==> flow/design.v <==
module fa(
    input a,
    input b,
    input cin,
    output s,
    output cout
);
    assign s = a ^ b  ^ cin;
    assign cout = (a & b) ^ (cin & (a ^ b));
endmodule
module ha(
    input a,
    input b,
    output s,
    output cout
);
    assign s = a ^ b;
    assign cout = a & b;
endmodule
module basic_unit_ha_and(
    input in_x,
    input in_a,
    input in_b,
    output s,
    output cout
);
    wire in_y;
    assign in_y = in_a & in_b;
    assign s = in_x ^ in_y;
    assign cout = in_x & in_y;
endmodule
module basic_unit_fa_and(
    input in_x,
    input in_a,
    input in_b,
    input cin,
    output s,
    output cout
);
    wire in_y;
    assign in_y = in_a & in_b;
    assign s = in_x ^ in_y ^ cin;
    assign cout = (in_x & in_y) ^ (cin & (in_x ^ in_y));
endmodule
module adder_16bit(
    input   [15:0] a,
    input   [15:0] b,
    output  [15:0] out
);
    wire [15:0] s;
    wire [15:0] cout;
    ha i_ha_0 (.a(a[0]), .b(b[0]), .s(s[0]), .cout(cout[0]));
    generate 
        genvar i_adder;
        for(i_adder=1; i_adder<16; i_adder=i_adder+1) begin: adder_for_bits
            fa i_fa (.a(a[i_adder]), .b(b[i_adder]), .cin(cout[i_adder-1]), .s(s[i_adder]), .cout(cout[i_adder]));
        end
    endgenerate
    assign out[15:0] = s[15:0];
endmodule
module lut(
    input [3:0] index,
    output reg [15:0] ei_radian,
    output reg [15:0] tanei
);
    always@(*)
    begin
        case(index)
        4'b0000: begin
            ei_radian = 16'b0000000000000000;
            tanei = 16'h0000;
        end
        4'b0001: begin
            ei_radian = 16'b0110010010000111;
            tanei = 16'h8000;
        end
        4'b0010: begin
            ei_radian = 16'b0011101101011000;
            tanei = 16'h4000;
        end
        4'b0011: begin
            ei_radian = 16'b0001111101011011;
            tanei = 16'h2000;
        end
        4'b0100: begin
            ei_radian = 16'b0000111111101010;
            tanei = 16'h1000;
        end
        4'b0101: begin
            ei_radian = 16'b0000011111111101;
            tanei = 16'h0800;
        end
        4'b0110: begin
            ei_radian = 16'b0000001111111111;
            tanei = 16'h0400;
        end
        4'b0111: begin
            ei_radian = 16'b0000000111111111;
            tanei = 16'h0200;
        end
        4'b1000: begin
            ei_radian = 16'b0000000011111111;
            tanei = 16'h0100;
        end
        4'b1001: begin
            ei_radian = 16'b0000000001111111;
            tanei = 16'h0080;
        end
        4'b1010: begin
            ei_radian = 16'b0000000000111111;
            tanei = 16'h0040;
        end
        4'b1011: begin
            ei_radian = 16'b0000000000011111;
            tanei = 16'h0020;
        end
        4'b1100: begin
            ei_radian = 16'b0000000000001111;
            tanei = 16'h0010;
        end
        4'b1101: begin
            ei_radian = 16'b0000000000000111;
            tanei = 16'h0008;
        end
        4'b1110: begin
            ei_radian = 16'b0000000000000011;
            tanei = 16'h0004;
        end
        4'b1110: begin
            ei_radian = 16'b0000000000000001;
            tanei = 16'h0002;
        end
        default: begin
            ei_radian = 16'b0000000000000000;
            tanei = 16'h0000;
        end
        endcase
    end
endmodule
module add_or_sub_unit(
    input neg,
    input [15:0] ei_radian,
    input [15:0] inner_angle,
    output [15:0] new_inner_angle
);
    wire [15:0] signed_ei_radian;
    assign signed_ei_radian = neg ? {{~{ei_radian}+1}} : ei_radian;
    adder_16bit i_adder_16b_0 (.a(signed_ei_radian), .b(inner_angle), .out(new_inner_angle));
endmodule
module unsigned_unit_first_line(
    input [15:0] in_a,
    input  in_b,
    output [15:0] s
);
    generate
        genvar i_and;
        for(i_and=0;i_and<16;i_and=i_and+1) begin: unsigned_unit_second_line_generate
            assign s[i_and] = in_a[i_and] & in_b;
        end
    endgenerate
endmodule
module unsigned_unit_second_line(
    input [15:0] in_x,
    input [15:0] in_a,
    input  in_b,
    output [15:0] s,
    output [15:0] cout
);
    generate
        genvar i_buh;
        for(i_buh=0;i_buh<16;i_buh=i_buh+1) begin: unsigned_unit_second_line_generate
            basic_unit_ha_and   i_buha  (.in_x(in_x[i_buh]), .in_a(in_a[i_buh]), .in_b(in_b), .s(s[i_buh]), .cout(cout[i_buh]));
        end
    endgenerate
endmodule
module unsigned_unit_line(
    input [15:0] in_x,
    input [15:0] in_a,
    input  in_b,
    input [15:0] cin,
    output [15:0] s,
    output [15:0] cout
);
    generate
        genvar i_buf;
        for(i_buf=0;i_buf<16;i_buf=i_buf+1) begin: unsigned_unit_second_line_generate
            basic_unit_fa_and   i_bufa  (.in_x(in_x[i_buf]), .in_a(in_a[i_buf]), .in_b(in_b), .cin(cin[i_buf]), .s(s[i_buf]), .cout(cout[i_buf]));
        end
    endgenerate
endmodule
module multiply_and_add_unit(
    input [15:0] in,
    input [15:0] a,
    input [15:0] b,
    input neg,
    output [15:0] out
);
    wire [15:0] s_line [15:0];
    wire [15:0] cout_line [15:1];
    unsigned_unit_first_line    i_bul_0 (.in_a(a), .in_b(b[0]), .s(s_line[0]));
    unsigned_unit_second_line   i_bul_1 (.in_x({1'b0, s_line[0][15:1]}), .in_a(a), .in_b(b[1]), .s(s_line[1]), .cout(cout_line[1]));
    unsigned_unit_line          i_bul_2 (.in_x({1'b0, s_line[1][15:1]}), .in_a(a), .in_b(b[2]), .cin(cout_line[1]), .s(s_line[2]), .cout(cout_line[2]));
    generate
        genvar i_bul_mac;
        for(i_bul_mac=2;i_bul_mac<16;i_bul_mac=i_bul_mac+1) begin: unsigned_unit_line_generate
            unsigned_unit_line  i_bul_mac_unit (.in_x({1'b0, s_line[i_bul_mac-1][15:1]}), .in_a(a), .in_b(b[i_bul_mac]), .cin(cout_line[i_bul_mac-1]), .s(s_line[i_bul_mac]), .cout(cout_line[i_bul_mac]));
        end
    endgenerate
    wire [31:0] product_32b;
    generate
        genvar i_s;
        for(i_s=0;i_s<16;i_s=i_s+1) begin: unsigned_output_low_generate
            assign product_32b[i_s] = s_line[i_s][0];
        end
    endgenerate
    adder_16bit i_adder_16b_0 (.a({s_line[15][15:0]}), .b(cout_line[15]), .out(product_32b[31:16]));
    wire [15:0] pos_or_neg;
    assign pos_or_neg = neg ? {{~{product_32b[31:16]}+1}} : {product_32b[31:16]};
    adder_16bit i_adder_16b_1 (.a(in), .b(pos_or_neg), .out(out));
endmodule
module cordic (
    input clk,
    input rst_n,
    input start,
    input [15:0] angle,
    output reg [15:0] cos,
    output reg [15:0] sin
);
    reg [15:0] sampled_angle;
    reg [15:0] inner_angle;
    reg working;
    reg [3:0] state;
    wire [15:0] ei_radian;
    wire [15:0] tanei;
    wire [15:0] new_inner_angle;
    wire [15:0] new_sin;
    wire [15:0] new_cos;
    wire neg;
    always@(posedge clk or negedge rst_n) begin
        if (!rst_n == 1'b1) begin
            sampled_angle <= 16'b0;
        end
        else begin
            if (start == 1'b1) begin
                sampled_angle <= angle;
            end
            else begin
                sampled_angle <= sampled_angle;
            end
        end
    end
    always@(posedge clk or negedge rst_n) begin
        if (!rst_n == 1'b1) begin
            inner_angle <= 16'b0;
        end
        else begin
            if (start == 1'b1) begin
                inner_angle <= 16'b0;
            end
            else begin
                inner_angle <= new_inner_angle;
            end
        end
    end
    always@(posedge clk or negedge rst_n) begin
        if (!rst_n == 1'b1) begin
            working <= 1'b0;
        end
        else begin
            if (start == 1'b1) begin
                working <= 1'b1;
            end
            else begin
                if (state == 4'b1111) begin
                    working <= 1'b0;
                end
                else begin
                    working <= working;
                end
            end
        end
    end
    always@(posedge clk or negedge rst_n) begin
        if (!rst_n == 1'b1) begin
            state <= 4'b0;
        end
        else begin
            if (start == 1'b1) begin
                state <= 4'b0;
            end
            else begin
                if (working == 1'b0) begin
                    state <= 4'b0;
                end
                else begin
                    state <= state + 1;
                end
            end
        end
    end
    always@(posedge clk or negedge rst_n) begin
        if (!rst_n == 1'b1) begin
            sin <= 16'b0;
        end
        else begin
            if (start == 1'b1) begin
                sin <= 16'b0;
            end
            else begin
                if (working == 1'b0) begin
                    sin <= sin;
                end
                else begin
                    sin <= new_sin;
                end
            end
        end
    end
    always@(posedge clk or negedge rst_n) begin
        if (!rst_n == 1'b1) begin
            cos <= 16'b0;
        end
        else begin
            if (start == 1'b1) begin
                cos <= 16'b0100110110111010;
            end
            else begin
                if (working == 1'b0) begin
                    cos <= cos;
                end
                else begin
                    cos <= new_cos;
                end
            end
        end
    end
    lut i_lut_0 (.index(state), .ei_radian(ei_radian),  .tanei(tanei));
    assign neg = (inner_angle <= sampled_angle) ? 0 : 1;
    add_or_sub_unit i_aoru (.neg(neg), .ei_radian(ei_radian), .inner_angle(inner_angle), .new_inner_angle(new_inner_angle));
    multiply_and_add_unit i_mac_cos (.in(cos), .a(tanei), .b(sin), .neg(~neg), .out(new_cos));
    multiply_and_add_unit i_mac_sin (.in(sin), .a(tanei), .b(cos), .neg(neg), .out(new_sin));
endmodule
Reports on cordic
Tool output for the design above, in the order of the flow.
Line numbers count from 1 in the design file above.
Cell names lack the library's common part.
Not given: -
- top: cordic
- clock: clk
- standard-cell library: sky130hd
- timing corner: tt_025C_1v80

Word-level counts
Source: Yosys, flattened and elaborated, memories not mapped. Widths are those after wreduce. Registers that Yosys merges into a memory's read port (data or address) are not register bits. Print and check cells do not count.
Memory sizes are those after Yosys's memory passes, which may raise the word count (mostly to a power of two), join words into wider ones and drop unused or constant bits.
- noted memories kept: 1
- input port bits: 19
- noted bits in registers: 69
- noted ROM bits: 464
- output and inout bits at 32
- word-level cells: 3041
- reductions and logical operators: 2
- noted mux-type cells: 13
- $add $sub $neg: 4
- noted equality and inequality tests: 1
- noted $lt $le $gt $ge: 1
- bitwise operators: 3013
- memory list (name ; words ; bits a word ; read ports ; write ports ; RTL line ; RTL):
    (no name shown) ; 16 ; 29 ; 1 ; 0 ; 68 ; case(index)
- operator list (cell ; count):
    bitwise XOR 1 bit ; 1485
    bitwise AND 1 bit ; 1463
    two-way mux 16 bit ; 8
    bitwise AND 1 bit with constant A ; 62
    adder 16 x 1 -> 16 bit with constant B ; 3
    inverter 16 bit ; 3
    less-or-equal comparator 16 bit ; 1
    two-way mux 4 bit ; 2
    nonzero test 2 bit ; 2
    adder 4 x 1 -> 4 bit with constant B ; 1
    == test 4 bit with constant B ; 1
    two-way mux 1 bit ; 3

Logic depth
Depth = most cells in a row (Yosys ltp): at word level without a register or memory, in the mapped netlist without a sequential cell, where the memories' decode and read muxes count.
- depth in word-level cells: 96
- noted ABC_AREA: 0
- mapped depth at 57
- noted depth with buffers taken out: 54

Netlist
Yosys stat after the flow's synthesis: flattened, memories mapped to cells. It holds for the ABC_AREA given above (unset counts as 0); a run with the other value may have another netlist.
Totals and module areas in this step are rounded.
- cell types (type ; count ; total area (um^2)):
    fa_1 ; 408 ; 8.17E+03
    dfrtp_1 ; 69 ; 1.73E+03
    and3_1 ; 233 ; 1.46E+03
    ha_1 ; 79 ; 988.448
    and2_1 ; 125 ; 782
    inv_1 ; 201 ; 754.474
    nand2_1 ; 150 ; 563.04
    clkbuf_1 ; 121 ; 454.186
    mux2i_1 ; 26 ; 260.25
    buf_4 ; 32 ; 240.23
    nor2_1 ; 63 ; 236.477
    xor2_1 ; 27 ; 236.477
    xnor2_1 ; 23 ; 201.443
    o21ai_0 ; 40 ; 200.192
    nand2b_1 ; 21 ; 131.376
    nor2b_1 ; 21 ; 131.376
    a21oi_1 ; 18 ; 90.086
    nand3_1 ; 12 ; 60.058
Not listed: further types 39, cells in them 103.
- noted cells in the netlist: 1772
- sequential part of the area at 1730 um^2
- mapped area: 17500 um^2
- noted flip-flops: 69

Worst setup path after synthesis
Source: OpenSTA report_checks on the synthesized netlist (no wires, ideal clock, input and output delay 20% of the period each), path of least setup slack; recovery checks are left aside. Register names are those of the netlist, which keeps one name where synthesis merged equal registers.
- path kind: register -> register
- from: register state[1]
- to: register sin[15]
- data required time: 15.875 ns
- clock period: 16.0 ns
- path delay at 15.413 ns
- noted launch time at the first pin: 0.000 ns
- path slack at 0.587 ns
- noted data arrival time: 15.288 ns
- stages on the path: 46
- period reached after synthesis at 15.413 ns
"path delay" = arrival - input delay + setup time.
"stages on the path" counts driving pins, that of a launching flip-flop among them; a cell with two outputs on the path counts twice.
"period reached after synthesis" = period - worst setup slack (recovery checks aside). The figure is calculated, with input and output delays left at 20% of the set period.
Between the ends stands the longest chain of elaborated cells between them, by number of cells; it is not shown to be the way that was timed. Of several equally long chains one is given.
A line is the first line of the expression or statement that the cell stems from. Yosys adds cells for indexed reads and writes and turns some case tables into memories.
The chain passes a memory read, where the word-level depth is cut; so it can be longer than that depth.
At most two assigning lines are given for a register; there are more.
- cells stage by stage: dfrtp_1 > clkbuf_1 > inv_1 > ha_1 > clkbuf_1 > clkbuf_1 > and3_1 > ha_1 > fa_1 > fa_1 > fa_1 > fa_1 > fa_1 > fa_1 > fa_1 > fa_1 > fa_1 > fa_1 > [10 not listed] > fa_1 > fa_1 > fa_1 > fa_1 > fa_1 > fa_1 > fa_1 > fa_1 > fa_1 > inv_1 > fa_1 > inv_1 > fa_1 > xor2_1 > xnor2_1 > or3_1 > a21oi_1 > mux2_2
- noted length of the longest elaborated chain: 69
- RTL lines, path after synthesis (item ; RTL line ; RTL):
    start, declared ; 232 ; reg [3:0] state;
    start, assigned ; 285 ; state <= 4'b0;
    start, assigned ; 296 ; state <= state + 1;
    memory read (16 x 29 bit) ; 68 ; case(index)
    bitwise AND 1 bit ; 158 ; assign s[i_and] = in_a[i_and] & in_b;
    bitwise XOR 1 bit ; 29 ; assign s = in_x ^ in_y;
    bitwise XOR 1 bit ; 43 ; assign cout = (in_x & in_y) ^ (cin & (in_x ^ in_y));
    bitwise AND 1 bit ; 43 ;
    bitwise XOR 1 bit ; 43 ;
    bitwise AND 1 bit ; 43 ;
    [54 not listed] ; - ;
    bitwise XOR 1 bit ; 8 ; assign s = a ^ b  ^ cin;
    inverter 16 bit ; 218 ;
    adder 16 x 1 -> 16 bit ; 218 ;
    two-way mux 16 bit ; 218 ;
    bitwise XOR 1 bit x2 ; 8 ;
    two-way mux 16 bit ; 310 ; if (working == 1'b0) begin
    two-way mux 16 bit ; 306 ; if (start == 1'b1) begin
    end, assigned ; 311 ; sin <= sin;
    end, assigned ; 314 ; sin <= new_sin;
    end, declared ; 227 ; output reg [15:0] sin

Path in the finished layout
Path of least setup slack in the final report of run A (OpenROAD, finished layout, wires in). Where an end is a register, its clock arrival counts in the times.
- path kind: register -> register
- from: register state[0]
- to: register sin[15]
- noted data arrival time: 15.09 ns
- noted launch time at the first pin: 0.37 ns
- stages on the path: 49
- data required time: 16.07 ns
- path slack at 0.98 ns
- clock period: 15.8 ns
Between the ends stands the longest chain of elaborated cells between them, by number of cells; it is not shown to be the way that was timed. Of several equally long chains one is given.
The chain passes a memory read, where the word-level depth is cut; so it can be longer than that depth.
At most two assigning lines are given for a register; there are more.
- cells stage by stage: dfrtp_2 > ha_4 > ha_4 > nor2b_4 > buf_12 > and2_4 > ha_4 > fa_2 > fa_2 > fa_2 > fa_2 > fa_2 > fa_2 > fa_2 > fa_2 > fa_2 > fa_2 > fa_2 > [13 not listed] > fa_2 > fa_2 > fa_2 > nor2_2 > nand2_2 > nand2_1 > xor2_2 > fa_2 > fa_2 > inv_2 > fa_2 > inv_2 > fa_2 > xor2_2 > xnor2_2 > or3_1 > a21oi_2 > mux2_4
- noted length of the longest elaborated chain: 69
- RTL lines, path after layout (item ; RTL line ; RTL):
    start, declared ; 232 ; reg [3:0] state;
    start, assigned ; 285 ; state <= 4'b0;
    start, assigned ; 296 ; state <= state + 1;
    memory read (16 x 29 bit) ; 68 ; case(index)
    bitwise AND 1 bit ; 158 ; assign s[i_and] = in_a[i_and] & in_b;
    bitwise XOR 1 bit ; 29 ; assign s = in_x ^ in_y;
    bitwise XOR 1 bit ; 43 ; assign cout = (in_x & in_y) ^ (cin & (in_x ^ in_y));
    bitwise AND 1 bit ; 43 ;
    bitwise XOR 1 bit ; 43 ;
    bitwise AND 1 bit ; 43 ;
    [54 not listed] ; - ;
    bitwise XOR 1 bit ; 8 ; assign s = a ^ b  ^ cin;
    inverter 16 bit ; 218 ;
    adder 16 x 1 -> 16 bit ; 218 ;
    two-way mux 16 bit ; 218 ;
    bitwise XOR 1 bit x2 ; 8 ;
    two-way mux 16 bit ; 310 ; if (working == 1'b0) begin
    two-way mux 16 bit ; 306 ; if (start == 1'b1) begin
    end, assigned ; 311 ; sin <= sin;
    end, assigned ; 314 ; sin <= new_sin;
    end, declared ; 227 ; output reg [15:0] sin

## Implementation results

Flow measurements of cordic on sky130hd: 3 stored runs with different settings, listed in no order. Input and output delays are each 20% of the period that was set; the output load is 0.01 pF.
Values from the reports are rounded here.

Run A

==> flow/run.sh <==
#!/bin/bash
# the make line also repeats the synthesis and layout settings of config.mk as NAME=value (left out here)
make -C /OpenROAD-flow-scripts/flow DESIGN_CONFIG=/design/flow/config.mk WORK_HOME=/design/flow/orfs CLKGATE_MAP_FILE= finish
==> flow/config.mk <==
export PLATFORM = sky130hd
export DESIGN_NAME = cordic
export DESIGN_NICKNAME = cordic
export VERILOG_FILES = /design/flow/design.v
export SDC_FILE = /design/flow/constraint.sdc
export NUM_CORES = 4
export LEC_CHECK = 0
export CAP_MARGIN = 5
export CELL_PAD_IN_SITES_DETAIL_PLACEMENT = 0
export CORE_ASPECT_RATIO = 0.66
export CORE_MARGIN = 9
export CORE_UTILIZATION = 41
export CTS_CLUSTER_DIAMETER = 197
export CTS_CLUSTER_SIZE = 18
export GPL_ROUTABILITY_DRIVEN = 0
export MAX_ROUTING_LAYER = met5
export MIN_ROUTING_LAYER = met2
export PLACE_DENSITY_LB_ADDON = 0.06
export SETUP_SLACK_MARGIN = 1.16
export SLEW_MARGIN = 25
==> flow/constraint.sdc <==
create_clock -name core_clock -period 15.8 [get_ports {clk}]
set_input_delay 3.1600 -clock core_clock [delete_from_list [all_inputs] [get_ports {clk}]]
set_output_delay 3.1600 -clock core_clock [all_outputs]
set_load 0.01 [all_outputs]

Measured in run A:
- post-layout utilization: 48.8 %
- worst-case hold slack at 0.534 ns
- noted the area of the die: 50600 um^2
- standard-cell area after routing at 20200 um^2
- worst setup slack after layout at 0.984 ns
- setup total negative slack: 0.000 ns
- noted the area of the synthesized netlist: 17500 um^2

Run B

==> flow/run.sh <==
#!/bin/bash
# the make line also repeats the synthesis and layout settings of config.mk as NAME=value (left out here)
make -C /OpenROAD-flow-scripts/flow DESIGN_CONFIG=/design/flow/config.mk WORK_HOME=/design/flow/orfs CLKGATE_MAP_FILE= finish
==> flow/config.mk <==
export PLATFORM = sky130hd
export DESIGN_NAME = cordic
export DESIGN_NICKNAME = cordic
export VERILOG_FILES = /design/flow/design.v
export SDC_FILE = /design/flow/constraint.sdc
export NUM_CORES = 4
export LEC_CHECK = 0
export CAP_MARGIN = 20
export CORE_MARGIN = 2
export CORE_UTILIZATION = 40
export SLEW_MARGIN = 20
==> flow/constraint.sdc <==
create_clock -name core_clock -period 16.0 [get_ports {clk}]
set_input_delay 3.2000 -clock core_clock [delete_from_list [all_inputs] [get_ports {clk}]]
set_output_delay 3.2000 -clock core_clock [all_outputs]
set_load 0.01 [all_outputs]

Measured in run B:
- post-layout utilization: 43.3 %
- worst-case hold slack at 0.541 ns
- noted the area of the die: 45400 um^2
- standard-cell area after routing at 18700 um^2
- worst setup slack after layout at 0.620 ns
- setup total negative slack: 0.000 ns
- noted the area of the synthesized netlist: 17500 um^2

Run C

==> flow/run.sh <==
#!/bin/bash
# the make line also repeats the synthesis and layout settings of config.mk as NAME=value (left out here)
make -C /OpenROAD-flow-scripts/flow DESIGN_CONFIG=/design/flow/config.mk WORK_HOME=/design/flow/orfs CLKGATE_MAP_FILE= finish
==> flow/config.mk <==
export PLATFORM = sky130hd
export DESIGN_NAME = cordic
export DESIGN_NICKNAME = cordic
export VERILOG_FILES = /design/flow/design.v
export SDC_FILE = /design/flow/constraint.sdc
export NUM_CORES = 4
export LEC_CHECK = 0
export CAP_MARGIN = 20
export CORE_MARGIN = 2
export CORE_UTILIZATION = 40
export SLEW_MARGIN = 20
==> flow/constraint.sdc <==
create_clock -name core_clock -period 18.9 [get_ports {clk}]
set_input_delay 3.7800 -clock core_clock [delete_from_list [all_inputs] [get_ports {clk}]]
set_output_delay 3.7800 -clock core_clock [all_outputs]
set_load 0.01 [all_outputs]

Measured in run C:
- post-layout utilization: 42.9 %
- worst-case hold slack at 0.538 ns
- noted the area of the die: 45400 um^2
- standard-cell area after routing at 18500 um^2
- worst setup slack after layout at 2.55 ns
- setup total negative slack: 0.000 ns
- noted the area of the synthesized netlist: 17500 um^2
